==> flow/design.v <==
`timescale 1ns / 1ps
module booth(
    input clk,
    input load,
    input reset,
    input [31:0] M,  
    input [31:0] Q,  
    output reg [63:0] P,  
    output done           
    );
    reg signed [63:0] A;                
    reg signed [31:0] Q_temp;            
    reg signed [31:0] M_temp;            
    reg [4:0] Count;                       
    reg Q_minus_one;                     
    always @(posedge clk)
    begin
        if (reset == 1) 
        begin
            A = 64'b0;
            Q_minus_one = 0;
            P = 64'b0;
            Q_temp = 32'b0;
            M_temp = 32'b0;
            Count = 5'd16;
        end
        else if (load == 1)
        begin
            Q_temp = Q;
            M_temp = M;
            A = 64'b0;    
            Q_minus_one = 0;  
            Count = 5'd16;    
        end
        else if (Count > 5'd0)
        begin
            case ({Q_temp[1:0], Q_minus_one})
                3'b000, 3'b111:   
                    begin
                    end
                3'b001, 3'b010:   
                    begin
                        A = A + {{32{M_temp[31]}}, M_temp};
                    end
                3'b011:   
                    begin
                        A = A + ({{32{M_temp[31]}}, M_temp} << 1); 
                    end
                3'b100:   
                    begin
                        A = A - ({{32{M_temp[31]}}, M_temp} << 1); 
                    end
                3'b101, 3'b110:   
                    begin
                        A = A - {{32{M_temp[31]}}, M_temp}; 
                    end
            endcase
            Q_minus_one = Q_temp[1];
            Q_temp = {A[1:0], Q_temp[31:2]};   
            A = {A[63], A[63:2]};   
            Count = Count - 1'b1;
        end
        else
        begin
            Count = 5'b0;
        end
        P = {A[31:0], Q_temp};
    end
    assign done = (Count == 5'd0);
endmodule
From RTL to reports: booth --
What the tools print for booth, step after step. Line numbers count from 1 in the design file above. Operators: Yosys type, input widths -> output width; for muxes data width and select width s. Library cell names are shortened. The mark -- stands for no value.
Inputs: top booth, clock input clk, cell library sky130hd, library corner tt_025C_1v80

After elaboration --
Source: Yosys, flattened and elaborated, memories not mapped. Widths are those after wreduce. Registers that Yosys merges into a memory's read port (data or address) are not register bits. Print and check cells do not count. Equal cells are merged and count once.
Word-level totals: register bits 198, bits of input ports 67, output and inout bits 65, word-level cells 37
Cells by class: $lt $le $gt $ge 1, equality and inequality tests 7, add/sub/neg operators 5, reduce/logical cells 7, multiplexer cells 8, bitwise logic cells 1
Operators with widths (number):
- $pmux 64 s5 | 1
- $add 64x64->64 | 2
- $sub 64x64->64 | 2
- $mux 64 | 2
- $mux 32 | 4
- $eq 3x3->1 const B | 4
- $reduce_or 2->1 | 4
- $eq 3x2->1 const B | 2
- $sub 5x1->5 const B | 1
- $gt 5x1->1 const B | 1
- $logic_not 5->1 | 1
- $mux 5 | 1
- $eq 3x1->1 const B | 1
- $logic_not 3->1 | 1
- $reduce_or 3->1 | 1
- $not 1->1 | 1

Logic depth --
Depth = most cells in a row (Yosys ltp): at word level without a register or memory, in the mapped netlist without a sequential cell, where the memories' decode and read muxes count.
Logic depth: word-level depth 6, ABC_AREA 0, depth in mapped cells 25, mapped depth without buffers 23

Netlist --
Source: synth_stat.txt of the flow (Yosys; design flattened, memories mapped). It holds for the ABC_AREA given above (unset counts as 0); a run with the other value may have another netlist. Totals and module areas in this step are rounded.
Synthesis totals: buffer cells 195, sequential part of the area 2640 um2, flip-flop cells 132, cell count 2141, chip area (Yosys) 15200 um2
Cells by type:
- dfxtp_1 | number 132, total area 2.64E+03 um2
- ha_1 | number 128, total area 1.6E+03 um2
- a21oi_1 | number 299, total area 1.5E+03 um2
- nand2_1 | number 250, total area 938.4 um2
- xnor2_1 | number 102, total area 893.357 um2
- nor2_1 | number 209, total area 784.502 um2
- o21ai_0 | number 148, total area 740.71 um2
- xor2_1 | number 71, total area 621.846 um2
- a21o_1 | number 68, total area 510.49 um2
- clkbuf_1 | number 136, total area 510.49 um2
- a221oi_1 | number 48, total area 420.403 um2
- mux2i_1 | number 38, total area 380.365 um2
- buf_4 | number 32, total area 240.23 um2
- nand4_1 | number 37, total area 231.472 um2
- nand3_1 | number 39, total area 195.187 um2
- o21bai_1 | number 25, total area 187.68 um2
- a31oi_1 | number 28, total area 175.168 um2
- a21boi_0 | number 23, total area 172.666 um2
Other cell types: 77; their cells: 328.

Worst setup path after synthesis --
Source: OpenSTA report_checks on the synthesized netlist (no wires, ideal clock, input and output delay 20% of the period each), path of least setup slack; recovery checks are left aside. Register names are those of the netlist, which keeps one name where synthesis merged equal registers.
Timing path post-synthesis: kind reg2reg, from reg M_temp[3], to reg A[57], data required time 9880 ps, buffers on the path 2, launch time at the first pin 0 ps, setup time 120 ps, driving pins on the path 26, arrival 4989 ps, delay of the path 5109 ps, period 10000 ps, path slack 4891 ps, synthesis period reached 5109 ps
"delay of the path" is the arrival time less input delay plus setup time. "driving pins on the path": output pins that drive a net of the path, with the launching flip-flop's if there is one; two outputs of one cell count as two. "synthesis period reached" = period - worst setup slack (recovery checks aside). The figure is calculated, with input and output delays left at 20% of the set period. Between the ends stands the longest chain of elaborated cells between them, by number of cells; it is not shown to be the way that was timed. Of several equally long chains one is given. Each line given opens the expression or statement behind the cell; cells for indexed reads and writes are added by Yosys, which also makes memories of some case tables. A register here has more assigning lines than the two given.
Between the ends, post-synthesis: cell sequence dfxtp_1 -> buf_6 -> or4_4 -> nor2b_2 -> and2_1 -> nand2_1 -> nor2_1 -> nand2_1 -> nor3_2 -> nand4b_2 -> clkbuf_1 -> ha_1 -> nand2_1 -> o21ai_0 -> ha_1 -> nand4_1 -> or3_1 -> nand2b_1 -> a21oi_1 -> o21ai_0 -> a31oi_1 -> a211oi_2 -> o21ai_1 -> nand4_1 -> mux2i_1 -> a211o_1, length of the longest elaborated chain 4, elaborated cells on any way between the ends 7, RTL lines with such cells 7, classes of those cells add/sub: 4; mux: 3
Ends and longest elaborated chain, post-synthesis:
- start, declared | RTL line 13 | reg signed [31:0] M_temp;
- start, assigned | RTL line 24 | M_temp = 32'b0;
- start, assigned | RTL line 30 | M_temp = M;
- $sub 64x64->64 | RTL line 55 | A = A - {{32{M_temp[31]}}, M_temp};
- $pmux 64 s5 | RTL line 37 | case ({Q_temp[1:0], Q_minus_one})
- $mux 64 | RTL line 35 | else if (Count > 5'd0)
- $mux 64 | RTL line 27 | else if (load == 1)
- end, assigned | RTL line 43 | A = A + {{32{M_temp[31]}}, M_temp};
- end, assigned | RTL line 47 | A = A + ({{32{M_temp[31]}}, M_temp} << 1);
- end, declared | RTL line 11 | reg signed [63:0] A;

Worst path after layout --
Path of least setup slack in the final report of flow run A (OpenROAD, finished layout, wires in). Where an end is a register, its clock arrival counts in the times. The path's times are printed in steps of 10 ps; the period is the one set.
Timing path post-layout: kind reg2reg, from reg M_temp[6], to reg A[50], path slack -840 ps, buffers on the path 2, driving pins on the path 22, period 4330 ps, data required time 4650 ps, arrival 5490 ps, setup time 140 ps, launch time at the first pin 470 ps
Between the ends stands the longest chain of elaborated cells between them, by number of cells; it is not shown to be the way that was timed. Of several equally long chains one is given. A register here has more assigning lines than the two given.
Between the ends, post-layout: cell sequence dfxtp_2 -> or4_4 -> or2_4 -> nand2b_4 -> or4_4 -> nor3_4 -> buf_6 -> nor2_4 -> xnor2_2 -> ha_1 -> buf_6 -> a21oi_4 -> o21ai_4 -> nand3b_1 -> nor3_4 -> o41ai_4 -> a21oi_2 -> o41a_4 -> o31ai_4 -> xor2_1 -> a222oi_1 -> a21oi_1, length of the longest elaborated chain 4, elaborated cells on any way between the ends 7, RTL lines with such cells 7, classes of those cells add/sub: 4; mux: 3
Ends and longest elaborated chain, post-layout:
- start, declared | RTL line 13 | reg signed [31:0] M_temp;
- start, assigned | RTL line 24 | M_temp = 32'b0;
- start, assigned | RTL line 30 | M_temp = M;
- $sub 64x64->64 | RTL line 55 | A = A - {{32{M_temp[31]}}, M_temp};
- $pmux 64 s5 | RTL line 37 | case ({Q_temp[1:0], Q_minus_one})
- $mux 64 | RTL line 35 | else if (Count > 5'd0)
- $mux 64 | RTL line 27 | else if (load == 1)
- end, assigned | RTL line 43 | A = A + {{32{M_temp[31]}}, M_temp};
- end, assigned | RTL line 47 | A = A + ({{32{M_temp[31]}}, M_temp} << 1);
- end, declared | RTL line 11 | reg signed [63:0] A;

Data sheet: physical implementation of booth

Design booth on sky130hd. What follows are 2 stored runs of the flow, each under its own settings; their order means nothing. The constraints put input and output delay at 20% of the set period each and load the outputs with 0.01 pF.
"time used up by the worst setup path" means the part of the period allowed to the worst setup path (the constraints hold back 20% at inputs and 20% at outputs) less its slack; where the path has registers, the arrival times of their clocks count too.
"total power after layout" is the tool's figure for a default switching activity; nothing was simulated.
"time used up by the worst setup path" is known to 10 ps.
Values from the reports are rounded here.

[flow run A] flow files
==> flow/run.sh <==
#!/bin/bash
# the make line also repeats the synthesis and layout settings of config.mk as NAME=value (left out here)
make -C /OpenROAD-flow-scripts/flow DESIGN_CONFIG=/design/flow/config.mk WORK_HOME=/design/flow/orfs CLKGATE_MAP_FILE= finish
==> flow/config.mk <==
export PLATFORM = sky130hd
export DESIGN_NAME = booth
export DESIGN_NICKNAME = booth
export VERILOG_FILES = /design/flow/design.v
export SDC_FILE = /design/flow/constraint.sdc
export NUM_CORES = 4
export LEC_CHECK = 0
export CAP_MARGIN = 20
export CELL_PAD_IN_SITES_DETAIL_PLACEMENT = 1
export CORE_ASPECT_RATIO = 0.59
export CORE_MARGIN = 2
export CORE_UTILIZATION = 24
export CTS_CLUSTER_SIZE = 70
export MAX_ROUTING_LAYER = met5
export PLACE_DENSITY_LB_ADDON = 0.05
export SLEW_MARGIN = 30
==> flow/constraint.sdc <==
create_clock -name core_clock -period 4.33 [get_ports {clk}]
set_input_delay 0.8660 -clock core_clock [delete_from_list [all_inputs] [get_ports {clk}]]
set_output_delay 0.8660 -clock core_clock [all_outputs]
set_load 0.01 [all_outputs]

[flow run A] result: time used up by the worst setup path 5170 ps; kind of the worst setup path reg2reg; lowest setup slack -837 ps; worst hold slack after layout 441 ps; standard-cell area after routing 25300 um2; die footprint 65200 um2; total power after layout 0.00608 W; netlist area reported by Yosys 15200 um2; final utilization 40.7 %

[flow run B] flow files
==> flow/run.sh <==
#!/bin/bash
# the make line also repeats the synthesis and layout settings of config.mk as NAME=value (left out here)
make -C /OpenROAD-flow-scripts/flow DESIGN_CONFIG=/design/flow/config.mk WORK_HOME=/design/flow/orfs CLKGATE_MAP_FILE= finish
==> flow/config.mk <==
export PLATFORM = sky130hd
export DESIGN_NAME = booth
export DESIGN_NICKNAME = booth
export VERILOG_FILES = /design/flow/design.v
export SDC_FILE = /design/flow/constraint.sdc
export NUM_CORES = 4
export LEC_CHECK = 0
export CAP_MARGIN = 15
export CELL_PAD_IN_SITES_GLOBAL_PLACEMENT = 1
export CORE_ASPECT_RATIO = 0.7
export CORE_MARGIN = 9
export CORE_UTILIZATION = 40
export CTS_CLUSTER_DIAMETER = 136
export CTS_CLUSTER_SIZE = 77
export GPL_ROUTABILITY_DRIVEN = 0
export HOLD_SLACK_MARGIN = -0.01
export MAX_ROUTING_LAYER = met4
export SETUP_SLACK_MARGIN = 0.11
export SLEW_MARGIN = 20
==> flow/constraint.sdc <==
create_clock -name core_clock -period 10.0 [get_ports {clk}]
set_input_delay 2.0000 -clock core_clock [delete_from_list [all_inputs] [get_ports {clk}]]
set_output_delay 2.0000 -clock core_clock [all_outputs]
set_load 0.01 [all_outputs]

[flow run B] result: time used up by the worst setup path 6520 ps; kind of the worst setup path reg2reg; lowest setup slack 3480 ps; worst hold slack after layout 444 ps; standard-cell area after routing 17000 um2; die footprint 45300 um2; total power after layout 0.00211 W; netlist area reported by Yosys 15200 um2; final utilization 45.5 %
